==> flow/design.v <==
`timescale 1ns / 1ps
module abs_diff_7(
    input [7:0] x,
    input [7:0] y,
    output [7:0] absdiff
    );
	 assign absdiff = (x>y) ? x-y : y-x;
endmodule
`timescale 1ns / 1ps
module abs_diff_9(
    input [9:0] x,
    input [9:0] y,
    output [9:0] absdiff
    );
	 assign absdiff = (x>y) ? x-y : y-x;
endmodule
`timescale 1ns / 1ps
module abs_val_8
    (input signed [8:0] v,
     output wire [7:0] absv);
     assign absv = (v[8] == 1) ? ((~v)+1) : v;
endmodule
`timescale 1ns / 1ps
module quadrant(
    input signed [8:0] x,
    input signed [8:0] y,
    output [1:0] q
    );
	 wire [1:0] x_p;
	 wire [1:0] x_n;
	 assign x_p = (y >= 0) ? 0 : 3;
	 assign x_n = (y >= 0) ? 1 : 2;
	 assign q = (x >= 0) ? x_p : x_n;
endmodule
`timescale 1ns / 1ps
module polar_to_cartesian
    (input [11:0] r_theta,  
     output reg signed [8:0] x_value,  
     output reg signed [8:0] y_value);
	parameter POS = 9'sb0_0000_0001;
	parameter NEG = 9'sb1_1111_1111;
   parameter ZERO = 9'sb0_0000_0000;
   wire [31:0] rsin_15deg;  
   wire [31:0] rsin_30deg;  
   wire [31:0] rsin_45deg;  
   wire [31:0] rsin_60deg;  
   wire [31:0] rsin_75deg;  
   assign rsin_15deg = (r_theta[7:0]*66) >> 8;  
   assign rsin_30deg = r_theta[7:0] >> 2;  
   assign rsin_45deg = (r_theta[7:0]*181) >> 8;             
   assign rsin_60deg = (r_theta[7:0]*222) >> 8;  
   assign rsin_75deg = (r_theta[7:0]*247) >> 8;
   always @(*) begin
      case (r_theta[11:8])
         4'h1: begin  
            x_value = POS*rsin_75deg[7:0]; 
            y_value = POS*rsin_15deg[7:0];
         end
         4'h2: begin  
            x_value = POS*rsin_60deg[7:0]; 
            y_value = POS*rsin_30deg[7:0];
         end
         4'h3: begin  
            x_value = POS*rsin_45deg[7:0]; 
            y_value = POS*rsin_45deg[7:0];
         end
         4'h4: begin  
            x_value = POS*rsin_30deg[7:0]; 
            y_value = POS*rsin_60deg[7:0];
         end
         4'h5: begin  
            x_value = POS*rsin_15deg[7:0]; 
            y_value = POS*rsin_75deg[7:0];
         end
         4'h6: begin  
            x_value = POS*ZERO; 
            y_value = POS*r_theta[7:0];
         end
         4'h7: begin  
            x_value = NEG*rsin_15deg[7:0]; 
            y_value = POS*rsin_75deg[7:0];
         end
         4'h8: begin  
            x_value = NEG*rsin_30deg[7:0]; 
            y_value = POS*rsin_60deg[7:0];
         end
         4'h9: begin  
            x_value = NEG*rsin_45deg[7:0]; 
            y_value = POS*rsin_45deg[7:0];
         end
         4'hA: begin  
            x_value = NEG*rsin_60deg[7:0]; 
            y_value = POS*rsin_30deg[7:0];
         end
         4'hB: begin  
            x_value = NEG*rsin_75deg[7:0]; 
            y_value = POS*rsin_15deg[7:0];
         end
         4'hC: begin  
            x_value = NEG*r_theta[7:0]; 
            y_value = ZERO;
         end
         default: begin  
            x_value = POS*r_theta[7:0]; 
            y_value = ZERO;
         end
      endcase
   end
endmodule
`timescale 1ns / 1ps
module calc_abs7rtan_00_75_15
    (input [7:0] r,
     output wire [7:0] abs7rtan_15,
     output wire [7:0] abs7rtan_30,
     output wire [7:0] abs7rtan_45,
     output wire [9:0] abs7rtan_60,
     output wire [9:0] abs7rtan_75);
		wire signed [31:0] rtan_15deg;  
		wire signed [31:0] rtan_30deg;  
		wire signed [31:0] rtan_60deg;  
		wire signed [31:0] rtan_75deg;  
		assign rtan_15deg = (r*16'sh0225) >>> 11;
		assign rtan_30deg = (r*16'sh024f) >>> 10;
		assign rtan_60deg = (r*16'sh0DDB) >>> 11;
		assign rtan_75deg = (r*16'sh1DDB) >>> 11;
		assign abs7rtan_15 = rtan_15deg[7:0];
		assign abs7rtan_30 = rtan_30deg[7:0];
		assign abs7rtan_45 = r;
		assign abs7rtan_60 = rtan_60deg[9:0];
		assign abs7rtan_75 = rtan_75deg[9:0];
endmodule
`timescale 1ns / 1ps
module find_min_5_vals_cascading(
    input [7:0] input1,
    input [7:0] input2,
    input [7:0] input3,
    input [7:0] input4,
    input [7:0] input5,
    output [2:0] output_index
    );
	wire comp1_2;
	wire comp2_3;
	wire comp3_4;
	wire comp4_5;
	assign comp1_2 = input1 >= input2;
	assign comp2_3 = input2 >= input3;
	assign comp3_4 = input3 >= input4;
	assign comp4_5 = input4 >= input5;
	wire is1;
	wire is5;
	wire is2;
	wire is4;
	assign is1 = ((!comp1_2) & (!comp2_3) & (!comp3_4) & (!comp4_5));
	assign is5 = (comp1_2 & comp2_3 & comp3_4 & comp4_5);
	assign is2 = ((!is1) & (!is5) & (!comp2_3) & (!comp3_4));
	assign is4 = ((!is1) & (!is5) & (comp2_3) & (comp3_4));
	assign output_index = is1 ? 3'h1 : (is5 ? 3'h5 : (is2 ? 3'h2 : (is4 ? 3'h4 : 3'h3)));
endmodule
`timescale 1ns / 1ps
module calc_r_y_theta(
   input [7:0] y,
   input [7:0] x,  
   input [3:0] theta,
   output reg [7:0] r);
   wire [31:0] r_15deg;  
   wire [31:0] r_30deg;  
   wire [31:0] r_45deg;  
   wire [31:0] r_60deg;  
   wire [31:0] r_75deg;  
   assign r_15deg = (y*989) >> 10;
   assign r_30deg = y >> 9;
   assign r_45deg = (y*362) >> 10;
   assign r_60deg = (y*296) >> 10;
   assign r_75deg = (y*265) >> 10;
   always @(*) begin
      case(theta)
         1: r = r_15deg[7:0];
         2: r = r_30deg[7:0];
         3: r = r_45deg[7:0];
         4: r = r_60deg[7:0];
         5: r = r_75deg[7:0];
         6: r = y;  
         default: r = x;  
      endcase
   end
endmodule
`timescale 1ns / 1ps
module orientation_math
    (input [11:0] r_theta_original,  
     input [11:0] r_theta_final,  
     input clock,
     input enable,
     input reset,
     output reg done,
     output reg [4:0] orientation);
	parameter DEG360 = 5'h18;
	parameter DEG180 = 5'h0C;
	parameter ERROR_FACTOR = 4;
	reg [3:0] state;
	parameter IDLE 			 	= 4'h0;
	parameter SHORTCUT_TEST		= 4'h1;
	parameter SHORTCUT_TEST_2	= 4'h2;
	parameter PTC					= 4'h3;
	parameter DELTAS				= 4'h4;
	parameter ABS_DELTA_QUAD 	= 4'h5;
	parameter DX_TAN				= 4'h6;
	parameter ABS_DIFF			= 4'h7;
	parameter BASE_ANGLE_CALC	= 4'h8;
	parameter CALC_ORIENTATION	= 4'h9;
	parameter REPORT			 	= 4'hF;
	reg [4:0] original_base_angle;
	reg [4:0] shortcut_quadrant_adjust;
	reg signed [8:0] x_original;
	reg signed [8:0] y_original;
	reg signed [8:0] x_final;
	reg signed [8:0] y_final;
	wire signed [8:0] x_original_t;
	wire signed [8:0] y_original_t;
	wire signed [8:0] x_final_t;
	wire signed [8:0] y_final_t;
	polar_to_cartesian ptc_original (.r_theta(r_theta_original),.x_value(x_original_t),.y_value(y_original_t));
	polar_to_cartesian ptc_final (.r_theta(r_theta_final),.x_value(x_final_t),.y_value(y_final_t));
	reg signed [8:0] delta_y;
	reg signed [8:0] delta_x;
	wire [7:0] abs_delta_x_t;
	wire [7:0] abs_delta_y_t;
	reg [7:0] abs_delta_x;
	reg [7:0] abs_delta_y;
	reg [1:0] quadrant;
	wire [1:0] quadrant_t;
	abs_val_8 absx (.v(delta_x),.absv(abs_delta_x_t));
	abs_val_8 absy (.v(delta_y),.absv(abs_delta_y_t));
	quadrant q1 (.x(delta_x),.y(delta_y),.q(quadrant_t));
	reg [7:0] abs_dx_tan15;
	reg [7:0] abs_dx_tan30;
	reg [7:0] abs_dx_tan45;
	reg [9:0] abs_dx_tan60;
	reg [9:0] abs_dx_tan75;
	wire [7:0] abs_dx_tan15_t;
	wire [7:0] abs_dx_tan30_t;
	wire [7:0] abs_dx_tan45_t;
	wire [9:0] abs_dx_tan60_t;
	wire [9:0] abs_dx_tan75_t;
	calc_abs7rtan_00_75_15 abstan(.r(abs_delta_x),.abs7rtan_15(abs_dx_tan15_t),
											 .abs7rtan_30(abs_dx_tan30_t),.abs7rtan_45(abs_dx_tan45_t),
											 .abs7rtan_60(abs_dx_tan60_t),.abs7rtan_75(abs_dx_tan75_t));
	reg [7:0] diff_15;
	reg [7:0] diff_30;
	reg [7:0] diff_45;
	reg [7:0] diff_60;
	reg [7:0] diff_75;
	wire [7:0] diff_15_t;
	wire [7:0] diff_30_t;
	wire [7:0] diff_45_t;
	wire [9:0] diff_60_t;
	wire [9:0] diff_75_t;
	abs_diff_7 abdiff15 (.y(abs_delta_y),.x(abs_dx_tan15),.absdiff(diff_15_t));
	abs_diff_7 abdiff30 (.y(abs_delta_y),.x(abs_dx_tan30),.absdiff(diff_30_t));
	abs_diff_7 abdiff45 (.y(abs_delta_y),.x(abs_dx_tan45),.absdiff(diff_45_t));
	abs_diff_9 abdiff60 (.y({2'b00,abs_delta_y}),.x(abs_dx_tan60),.absdiff(diff_60_t));
	abs_diff_9 abdiff75 (.y({2'b00,abs_delta_y}),.x(abs_dx_tan75),.absdiff(diff_75_t));
	reg [2:0] base_angle;
	wire [2:0] base_angle_t;
	find_min_5_vals_cascading min5( 	.input1(diff_15),.input2(diff_30),
												.input3(diff_45),.input4(diff_60),
												.input5(diff_75),.output_index(base_angle_t));
   always @(posedge clock) begin
      if (reset) begin
         state <= IDLE;
         done <= 0;
			orientation <= 5'h00;
      end
      else begin
         case(state)
				SHORTCUT_TEST: begin
					if (r_theta_original[11:8] == r_theta_final[11:8]) begin
						original_base_angle <= {1'b0,r_theta_original[11:8]};
						shortcut_quadrant_adjust <= (r_theta_final[7:0] >= r_theta_original[7:0]) ? 0 : 12;
						state <= SHORTCUT_TEST_2;
					end
					else begin
						state <= PTC;
					end
				end
				SHORTCUT_TEST_2: begin
					orientation <= original_base_angle + shortcut_quadrant_adjust;
					state <= REPORT;
				end
				PTC: begin
					x_original <= x_original_t;
					y_original <= y_original_t;
					x_final <= x_final_t;
					y_final <= y_final_t;
					state <= DELTAS;
				end
				DELTAS: begin
					delta_x <= x_final - x_original;
					delta_y <= y_final - y_original;
					state <= ABS_DELTA_QUAD;
				end
				ABS_DELTA_QUAD: begin
					abs_delta_x <= abs_delta_x_t;
					abs_delta_y <= abs_delta_y_t;
					quadrant <= quadrant_t;
					state <= DX_TAN;
				end
				DX_TAN: begin
					if (abs_delta_y <= ERROR_FACTOR) begin
						orientation <= 0 + (delta_x < 0 ? 12 : 0);
						state <= REPORT;
					end
					else if (abs_delta_x <= ERROR_FACTOR) begin
						orientation <= 6 + (delta_y < 0 ? 12 : 0);
						state <= REPORT;
					end
					else begin
						abs_dx_tan15 <= abs_dx_tan15_t;
						abs_dx_tan30 <= abs_dx_tan30_t;
						abs_dx_tan45 <= abs_dx_tan45_t;
						abs_dx_tan60 <= abs_dx_tan60_t;
						abs_dx_tan75 <= abs_dx_tan75_t;
						state <= ABS_DIFF;
					end
				end
				ABS_DIFF: begin
					diff_15 <= diff_15_t;
					diff_30 <= diff_30_t;
					diff_45 <= diff_45_t;
					diff_60 <= diff_60_t > 8'hFF ? 8'hFE : diff_60_t[7:0];  
					diff_75 <= diff_75_t > 8'hFF ? 8'hFF : diff_75_t[7:0];
					state <= BASE_ANGLE_CALC;
   			end
				BASE_ANGLE_CALC: begin
					base_angle <= base_angle_t;
					state <= CALC_ORIENTATION;
				end
				CALC_ORIENTATION: begin
					case(quadrant)
						1: orientation <= (DEG180 - base_angle);  
						2: orientation <= (DEG180 + base_angle);  
						3: orientation <= (DEG360 - base_angle);  
						default: orientation <= base_angle;  
					endcase
					state <= REPORT;
				end
				REPORT: begin
					done <= 1;
					state <= IDLE;
					if (orientation >= DEG360) begin
						orientation <= orientation - DEG360;
					end
				end
				default: begin
					if (enable) begin
						state <= SHORTCUT_TEST;
						done <= 0;
					end
				end
			endcase
		end
	end
endmodule
`timescale 1ns / 1ps
module path_math
    (input [11:0] location,  
     input [11:0] target,  
     input [4:0] current_orientation,  
     input clock,
     input enable,
     input reset,
     output reg done,
	  output reg [4:0] needed_orientation,  
     output reg [11:0] move_command);  
	parameter DEG360 = 5'h18;
	parameter DEG180 = 5'h0C;
	reg [3:0] state;
	parameter IDLE 			 			= 4'h0;
	parameter NEEDED_ORIENTATION_1	= 4'h1;
	parameter ONE_CYCLE_DELAY_1		= 4'h2;
	parameter NEEDED_ORIENTATION_2	= 4'h3;
	parameter ONE_CYCLE_DELAY_2		= 4'h4;
	parameter PTC_AND_ANGLE 			= 4'h5;
	parameter DELTAS						= 4'h6;
	parameter ABS_DELTA_QUAD 			= 4'h7;
   parameter ORIENT_BASE_ANGLE		= 4'h8;
	parameter ABS_DY_DIV_SIN			= 4'h9;
	parameter REPORT			 			= 4'hF;
	reg orientation_helper_enable;
   wire [4:0] orientation_t;
	wire orientation_done;
   orientation_math om (.r_theta_original(location),.r_theta_final(target),.orientation(orientation_t),
                        .enable(orientation_helper_enable),.done(orientation_done),.reset(reset),.clock(clock));
   reg [4:0] angle;
	reg signed [8:0] x_location;
	reg signed [8:0] y_location;
	reg signed [8:0] x_target;
	reg signed [8:0] y_target;
	wire signed [8:0] x_location_t;
	wire signed [8:0] y_location_t;
	wire signed [8:0] x_target_t;
	wire signed [8:0] y_target_t;
	polar_to_cartesian ptc_original (.r_theta(location),.x_value(x_location_t),.y_value(y_location_t));
	polar_to_cartesian ptc_final (.r_theta(target),.x_value(x_target_t),.y_value(y_target_t));
	reg signed [8:0] delta_y;
	reg signed [8:0] delta_x;
	wire [7:0] abs_delta_x_t;
	wire [7:0] abs_delta_y_t;
	reg [7:0] abs_delta_x;
	reg [7:0] abs_delta_y;
	reg [1:0] quadrant;
	wire [1:0] quadrant_t;
	abs_val_8 absx (.v(delta_x),.absv(abs_delta_x_t));
	abs_val_8 absy (.v(delta_y),.absv(abs_delta_y_t));
	quadrant q1 (.x(delta_x),.y(delta_y),.q(quadrant_t));
	reg [2:0] base_angle;
	reg [6:0] distance;
   wire [7:0] distance_t;
	calc_r_y_theta calcr (.y(abs_delta_y),.x(abs_delta_x),.theta(base_angle),.r(distance_t));
	always @(posedge clock) begin
      if (reset) begin
         state <= IDLE;
         done <= 0;
			angle <= 0;
         x_location <= 0;
         y_location <= 0;
         x_target <= 0;
         y_target <= 0;
         delta_x <= 0;
         delta_y <= 0;
         abs_delta_x <= 0;
         abs_delta_y <= 0;
         quadrant <= 0;
         base_angle <= 0;
         distance <= 0;
         move_command <= 0;
			orientation_helper_enable <= 0;
			needed_orientation <= 0;
      end
      else begin
         case(state)
				NEEDED_ORIENTATION_1: begin
					orientation_helper_enable <= 1;
					state <= ONE_CYCLE_DELAY_1;
				end
				ONE_CYCLE_DELAY_1: state <= NEEDED_ORIENTATION_2;
				NEEDED_ORIENTATION_2: begin
					orientation_helper_enable <= 0;
					if (orientation_done) begin
						needed_orientation <= orientation_t;
						state <= ONE_CYCLE_DELAY_2;
					end
				end
				ONE_CYCLE_DELAY_2: state <= PTC_AND_ANGLE;
				PTC_AND_ANGLE: begin
               angle <= needed_orientation - current_orientation + ((current_orientation > needed_orientation) ? DEG360 : 0);
					x_location <= x_location_t;
					y_location <= y_location_t;
					x_target <= x_target_t;
					y_target <= y_target_t;
					state <= DELTAS;
				end
				DELTAS: begin
					delta_x <= x_target - x_location;
					delta_y <= y_target - y_location;
					state <= ABS_DELTA_QUAD;
				end
				ABS_DELTA_QUAD: begin
					abs_delta_x <= abs_delta_x_t;
					abs_delta_y <= abs_delta_y_t;
					quadrant <= quadrant_t;
					state <= ORIENT_BASE_ANGLE;
				end
				ORIENT_BASE_ANGLE: begin
               case (quadrant)
                  1: base_angle <= (DEG180 - needed_orientation);
                  2: base_angle <= (needed_orientation - DEG180);
                  3: base_angle <= (DEG360 - needed_orientation);
                  default: base_angle <= needed_orientation[3:0];
               endcase
               state <= ABS_DY_DIV_SIN;
				end
				ABS_DY_DIV_SIN: begin
					distance <= distance_t[6:0];
					state <= REPORT;
				end
				REPORT: begin
					done <= 1;
					state <= IDLE;
					move_command <= {angle,distance};
				end
				default: begin
					if (enable) begin
						state <= NEEDED_ORIENTATION_1;
						done <= 0;
						orientation_helper_enable <= 0;
						needed_orientation <= 0;
					end
				end
			endcase
		end
	end
endmodule
; Step by step through the tools: path_math
; Each step is given for the RTL above and for the edited RTL.
; Lines under "orig" count in the file above, lines under "edited" in the edited file.
; "diff": "edited" minus "orig" as printed here. "rel_change_pct": 100 x difference / "orig".
; Cell names lack the library's common part.
; Not given: --
[design]
design = path_math
clock_port = clock
lib = sky130hd
corner = tt_025C_1v80

; Diff
; The edit as a unified diff against the file above.
; A script made this edit. It changes what the design does and was not meant as an optimisation.
; begin of diff
@@ -19,5 +19,5 @@
     (input signed [8:0] v,
      output wire [7:0] absv);
-     assign absv = (v[8] == 1) ? ((~v)+1) : v;
+     assign absv = v;
 endmodule
 `timescale 1ns / 1ps
; end of diff

; Word level
; Yosys after proc, flatten, opt, wreduce and memory -nomap, before mapping. Memory bits, and registers merged into a memory's read port (data or address), are not among the register bits. Print and check cells are not counted. Equal cells are merged and count once.
[bits]
columns = item, orig, edited, diff, rel_change_pct
row1 = regBits, 287, 287, 0, 0.00
row2 = latchBits, 0, 0, 0, --
row3 = ram_bits, 0, 0, 0, --
row4 = rom_bits, 0, 0, 0, --
row5 = clocked_rd_ports_x_width, 0, 0, 0, --
row6 = mem_count, 0, 0, 0, --
row7 = input_bits, 32, 32, 0, 0.00
row8 = out_inout_bits, 18, 18, 0, 0.00
row9 = wordCells, 295, 283, -12, -4.07
[classes]
columns = item, orig, edited, diff, rel_change_pct
row1 = addsub, 29, 25, -4, -13.79
row2 = multipliers, 28, 28, 0, 0.00
row3 = div, 0, 0, 0, --
row4 = compare, 22, 22, 0, 0.00
row5 = n_eq, 60, 60, 0, 0.00
row6 = shifts, 0, 0, 0, --
row7 = mux, 49, 45, -4, -8.16
row8 = logic, 22, 18, -4, -18.18
row9 = n_reduce_logical, 42, 42, 0, 0.00
[ops]
columns = operator, orig, edited, diff, rel_change_pct
row1 = two-way mux 8 bit, 6, 3, -3, -50.00
row2 = adder 8 x 2 -> 8 bit with constant B, 3, 0, -3, -100.00
row3 = inverter 8 bit, 3, 0, -3, -100.00
row4 = multiplier 9 x 8 -> 9 bit with constant A, 10, 9, -1, -10.00
row5 = adder 7 x 2 -> 7 bit with constant B, 1, 0, -1, -100.00
row6 = two-way mux 7 bit, 1, 0, -1, -100.00
row7 = inverter 7 bit, 1, 0, -1, -100.00
row8 = multiplier 9 x 7 -> 9 bit with constant A, 0, 1, 1, --
; Operator kinds equal on both sides are left out: 76.

; Depth
; Depth = most cells in a row (Yosys ltp): at word level without a register or memory, in the mapped netlist without a sequential cell, where the memories' decode and read muxes count.
[depth]
columns = item, orig, edited, diff, rel_change_pct
row1 = depth_word, 12, 12, 0, 0.00
row2 = ABC_AREA, 0, 0, --, --
row3 = mapped_depth, 34, 33, -1, -2.94
row4 = depth_no_buf, 34, 33, -1, -2.94

; Netlist
; Yosys stat after the flow's synthesis: flattened, memories mapped to cells. It holds for the ABC_AREA given above (unset counts as 0); a run with the other value may have another netlist.
[types]
columns = type, orig, edited, diff, rel_change_pct
row1 = nor2_1, 253, 279, 26, 10.28
row2 = xor2_1, 101, 76, -25, -24.75
row3 = nand3_1, 48, 26, -22, -45.83
row4 = clkbuf_1, 71, 50, -21, -29.58
row5 = nand2_1, 181, 161, -20, -11.05
row6 = a31oi_1, 13, 29, 16, 123.08
row7 = o21ai_0, 122, 137, 15, 12.30
row8 = inv_1, 887, 901, 14, 1.58
row9 = a2bb2oi_1, 14, 0, -14, -100.00
row10 = a21o_1, 105, 92, -13, -12.38
row11 = mux2i_1, 73, 86, 13, 17.81
row12 = or3_1, 22, 9, -13, -59.09
row13 = nor2b_1, 69, 57, -12, -17.39
row14 = buf_2, 3, 14, 11, 366.67
row15 = a211oi_1, 45, 36, -9, -20.00
row16 = a221o_1, 13, 4, -9, -69.23
row17 = o21ai_1, 12, 3, -9, -75.00
row18 = o31ai_1, 11, 2, -9, -81.82
; Cell types equal on both sides are left out: 6.
; The list need not be complete.
[mapped]
columns = item, orig, edited, diff, rel_change_pct
row1 = mapped_cells, 4378, 4322, -56, -1.28
row2 = yosys_area_um2, 40809.1, 40386.2, -422.9, -1.04
row3 = seqArea_um2, 7397.1, 7397.1, 0.0, 0.00
row4 = flip_flops, 291, 291, 0, 0.00
row5 = buffers, 83, 83, 0, 0.00
; By module: a second synthesis without flattening, with its own total; a netlist apart from the flattened one above.
[unflattened]
columns = item, orig, edited, diff, rel_change_pct
row1 = cells_unflattened, 6734, 6534, -200, -2.97
row2 = hier_area_um2, 61019.8, 59598.4, -1421.4, -2.33
; Rows give one instance, submodules left out.
[modules_orig]
columns = module, instances, cells, mod_area_um2, mod_seq_area_um2
row1 = polar_to_cartesian, 4, 1028, 8759.7, 0.0
row2 = orientation_math, 1, 411, 6837.8, 5265.0
row3 = path_math, 1, 556, 5271.3, 2342.2
row4 = calc_abs7rtan_00_75_15, 1, 500, 4501.8, 0.0
row5 = calc_r_y_theta, 1, 464, 3998.8, 0.0
row6 = abs_diff_7, 3, 86, 673.1, 0.0
row7 = abs_diff_9, 2, 116, 862.1, 0.0
row8 = find_min_5_vals_cascading, 1, 107, 864.6, 0.0
row9 = abs_val_8, 4, 21, 171.4, 0.0
row10 = quadrant, 2, 5, 38.8, 0.0
[modules_edited]
columns = module, instances, cells, mod_area_um2, mod_seq_area_um2
row1 = polar_to_cartesian, 4, 991, 8515.7, 0.0
row2 = orientation_math, 1, 411, 6837.8, 5265.0
row3 = path_math, 1, 556, 5271.3, 2342.2
row4 = calc_abs7rtan_00_75_15, 1, 500, 4501.8, 0.0
row5 = calc_r_y_theta, 1, 464, 3998.8, 0.0
row6 = abs_diff_7, 3, 86, 673.1, 0.0
row7 = abs_diff_9, 2, 116, 862.1, 0.0
row8 = find_min_5_vals_cascading, 1, 107, 864.6, 0.0
row9 = abs_val_8, 4, 8, 60.1, 0.0
row10 = quadrant, 2, 5, 38.8, 0.0

; Timing after synthesis
; OpenSTA on the mapped netlist: ideal clock, no wires. The path of least setup slack (recovery checks aside). Input and output delay are each 20% of the period. Register names are those of the netlist, which keeps one name where synthesis merged equal registers.
[synth_path]
columns = item, orig, edited, diff, rel_change_pct
row1 = path_type, input-to-reg, input-to-reg, --, --
row2 = startpoint, in location[2], in (name not given), --, --
row3 = endpoint, reg om.x_original[7], reg (name not given), --, --
row4 = tclk_ns, 12.0, 12.0, 0.0, 0.00
row5 = input_delay_ns, 2.400, 2.400, 0.000, 0.00
row6 = setup_time_ns, 0.263, 0.088, -0.175, --
row7 = launch_ns, 2.400, 2.400, 0.000, 0.00
row8 = arrival_ns, 9.857, 10.059, 0.202, 2.05
row9 = t_required_ns, 11.737, 11.912, 0.175, 1.49
row10 = setup_slack_ns, 1.880, 1.853, -0.027, --
row11 = delay_ns, 7.720, 7.747, 0.027, 0.35
row12 = path_stages, 29, 29, 0, 0.00
row13 = path_buffers, 0, 1, 1, --
row14 = synth_period_reached_ns, 10.12, 10.147, 0.027, 0.27
; "delay_ns" is the arrival time less input delay plus setup time.
; "path_stages" counts driving pins, that of a launching flip-flop among them; a cell with two outputs on the path counts twice.
; "synth_period_reached_ns" = period - worst setup slack (recovery checks aside). The figure is calculated, with input and output delays left at 20% of the set period.
; The rows between start and end are the longest chain of elaborated cells between them; the timing report does not say that the signal goes this way. Where chains are equally long, one stands for them.
; A line is the first line of the expression or statement that the cell stems from. Yosys adds cells for indexed reads and writes and turns some case tables into memories.
[synth_between_orig]
cell_sequence = fa_1 > inv_1 > fa_1 > inv_1 > fa_1 > inv_1 > fa_1 > inv_1 > ha_1 > and3_1 > a21boi_2 > o31ai_2 > a21oi_1 > nor2_1 > xor2_1 > ha_1 > xnor2_1 > fa_1 > inv_1 > fa_1 > fa_1 > ha_1 > xnor2_1 > a22o_1 > a221o_1 > a211oi_1 > o211ai_1 > a211oi_1 > nor2_1
elab_chain_cells = 3
cone_cells = 11
cone_lines = 11
classes_between = mul (10); mux (1)
[synth_lines_orig]
columns = item, line_no
row1 = "start, declared", 365  ; (input [11:0] location,
row2 = multiplier 8 x 8 -> 16 bit, 52  ; assign rsin_75deg = (r_theta[7:0]*247) >> 8;
row3 = multiplier 9 x 8 -> 9 bit, 96  ; x_value = NEG*rsin_75deg[7:0];
row4 = case mux 9 bit (select 12 bit), 54  ; case (r_theta[11:8])
row5 = "end, assigned", 290  ; x_original <= x_original_t;
row6 = "end, declared", 213  ; reg signed [8:0] x_original;
[synth_between_edited]
cell_sequence = fa_1 > inv_1 > fa_1 > inv_1 > fa_1 > inv_1 > fa_1 > inv_1 > ha_1 > clkbuf_1 > or4b_2 > o21ai_0 > mux2i_1 > o311ai_0 > ha_1 > xnor2_1 > fa_1 > inv_1 > fa_1 > fa_1 > xnor2_1 > xnor2_1 > xnor2_1 > xnor2_1 > nand4_1 > nor2_1 > a31oi_1 > o2111a_1 > a311oi_2
elab_chain_cells = 3
cone_cells = 11
cone_lines = 11
classes_between = mul (10); mux (1)
[synth_lines_edited]
columns = item, line_no
row1 = "start, declared", 366
row2 = multiplier 8 x 8 -> 16 bit, 52  ; assign rsin_75deg = (r_theta[7:0]*247) >> 8;
row3 = multiplier 9 x 8 -> 9 bit, 96  ; x_value = NEG*rsin_75deg[7:0];
row4 = case mux 9 bit (select 12 bit), 54  ; case (r_theta[11:8])
row5 = "end, assigned", 426
row6 = "end, assigned", 458
row7 = "end, declared", 396

; Worst path after layout
; Path of least setup slack in the final report of the runs of pair A (OpenROAD, finished layout, wires in). Where an end is a register, its clock arrival counts in the times.
[layout_path]
columns = item, orig, edited, diff, rel_change_pct
row1 = path_type, input-to-reg, input-to-reg, --, --
row2 = startpoint, in location[3], in (name not given), --, --
row3 = endpoint, reg om.x_original[7], reg om.x_final[7], --, --
row4 = tclk_ns, 11.0, 11.0, 0.0, 0.00
row5 = input_delay_ns, 2.20, 2.20, 0.00, 0.00
row6 = setup_time_ns, 0.25, 0.26, 0.01, --
row7 = launch_ns, 2.20, 2.20, 0.00, 0.00
row8 = arrival_ns, 10.77, 10.73, -0.04, -0.37
row9 = t_required_ns, 11.34, 11.33, -0.01, -0.09
row10 = setup_slack_ns, 0.57, 0.61, 0.04, --
row11 = path_stages, 32, 32, 0, 0.00
row12 = path_buffers, 2, 2, 0, 0.00
; The rows between start and end are the longest chain of elaborated cells between them; the timing report does not say that the signal goes this way. Where chains are equally long, one stands for them.
[layout_between_orig]
cell_sequence = clkdlybuf4s50_1 > buf_4 > fa_1 > inv_1 > fa_1 > inv_1 > fa_1 > inv_1 > fa_1 > inv_1 > ha_1 > nand2_1 > a221o_1 > a21boi_1 > o21ai_0 > a211o_1 > fa_1 > inv_1 > ha_1 > inv_1 > fa_1 > fa_1 > inv_1 > ha_1 > a21oi_1 > xnor2_1 > a22o_1 > a221o_1 > a211oi_1 > o211ai_1 > a211oi_1 > nor2_1
elab_chain_cells = 3
cone_cells = 11
cone_lines = 11
classes_between = mul (10); mux (1)
[layout_lines_orig]
columns = item, line_no
row1 = "start, declared", 365  ; (input [11:0] location,
row2 = multiplier 8 x 8 -> 16 bit, 52  ; assign rsin_75deg = (r_theta[7:0]*247) >> 8;
row3 = multiplier 9 x 8 -> 9 bit, 96  ; x_value = NEG*rsin_75deg[7:0];
row4 = case mux 9 bit (select 12 bit), 54  ; case (r_theta[11:8])
row5 = "end, assigned", 290  ; x_original <= x_original_t;
row6 = "end, declared", 213  ; reg signed [8:0] x_original;
[layout_between_edited]
cell_sequence = clkdlybuf4s50_1 > inv_1 > fa_1 > inv_1 > fa_1 > inv_1 > fa_1 > inv_1 > ha_1 > ha_1 > o21ai_0 > nand2b_1 > and3_1 > a221oi_2 > buf_4 > o21ai_0 > xnor2_1 > fa_1 > inv_1 > fa_1 > inv_1 > fa_1 > inv_1 > fa_1 > inv_1 > ha_1 > xor2_1 > o22ai_1 > a2111oi_0 > o211ai_1 > a211oi_1 > nor2_1
elab_chain_cells = 3
cone_cells = 11
cone_lines = 11
classes_between = mul (10); mux (1)
[layout_lines_edited]
columns = item, line_no
row1 = "start, declared", 366
row2 = multiplier 8 x 8 -> 16 bit, 52  ; assign rsin_75deg = (r_theta[7:0]*247) >> 8;
row3 = multiplier 9 x 8 -> 9 bit, 96  ; x_value = NEG*rsin_75deg[7:0];
row4 = case mux 9 bit (select 12 bit), 54  ; case (r_theta[11:8])
row5 = "end, assigned", 292  ; x_final <= x_final_t;
row6 = "end, declared", 215  ; reg signed [8:0] x_final;

; Layout results
; Runs of the flow (Yosys, OpenROAD) on both versions; the two runs of a pair have the same settings. The constraints put input and output delay at 20% of the set period each and load the outputs with 0.01 pF.
[flow_settings_pair_A]
CORE_UTILIZATION = 40
period_ns = 11.0
CAP_MARGIN = 20
CORE_MARGIN = 2
SLEW_MARGIN = 20
[measured_pair_A]
columns = item, orig, edited, diff, rel_change_pct
row1 = yosys_chip_area_um2, 40809.1, 40386.2, -422.9, -1.04
row2 = total_die_area_um2, 104594.0, 103523.0, -1071.0, -1.02
row3 = post_route_stdcell_area_um2, 44589.0, 44001.0, -588.0, -1.32
row4 = layout_utilization_pct, 44.0, 43.9, -0.1, --
row5 = worstSetupSlack_ns, 0.569, 0.605, 0.036, --
row6 = tns_ns, 0.000, 0.000, 0.000, --
row7 = timing.hold.ws_ns, 0.453, 0.414, -0.039, --
row8 = clock_period_reached_ns, 10.431, 10.395, -0.036, -0.35
[flow_settings_pair_B]
ABC_AREA = 1
CELL_PAD_IN_SITES_DETAIL_PLACEMENT = 1
CORE_ASPECT_RATIO = 1.07
CORE_UTILIZATION = 30
CTS_CLUSTER_DIAMETER = 328
GPL_ROUTABILITY_DRIVEN = 0
GPL_TIMING_DRIVEN = 1
MAX_ROUTING_LAYER = met4
PLACE_DENSITY_LB_ADDON = 0.09
SETUP_SLACK_MARGIN = -0.43
SLEW_MARGIN = 35
TNS_END_PERCENT = 15
period_ns = 10.1
CAP_MARGIN = 20
CORE_MARGIN = 2
[measured_pair_B]
columns = item, orig, edited, diff, rel_change_pct
row1 = yosys_chip_area_um2, 43610.6, 42966.2, -644.4, -1.48
row2 = total_die_area_um2, 148436.0, 146265.0, -2171.0, -1.46
row3 = post_route_stdcell_area_um2, 48088.6, 47356.7, -731.9, -1.52
row4 = layout_utilization_pct, 33.4, 33.3, -0.1, --
row5 = worstSetupSlack_ns, 0.458, 0.547, 0.089, --
row6 = tns_ns, 0.000, 0.000, 0.000, --
row7 = timing.hold.ws_ns, 0.423, 0.410, -0.013, --
row8 = clock_period_reached_ns, 9.642, 9.553, -0.089, -0.92
; By "clock_period_reached_ns" is meant the clock period of the run minus its worst setup slack. This is arithmetic on one report: input and output delays are still those of the set period (20% each).
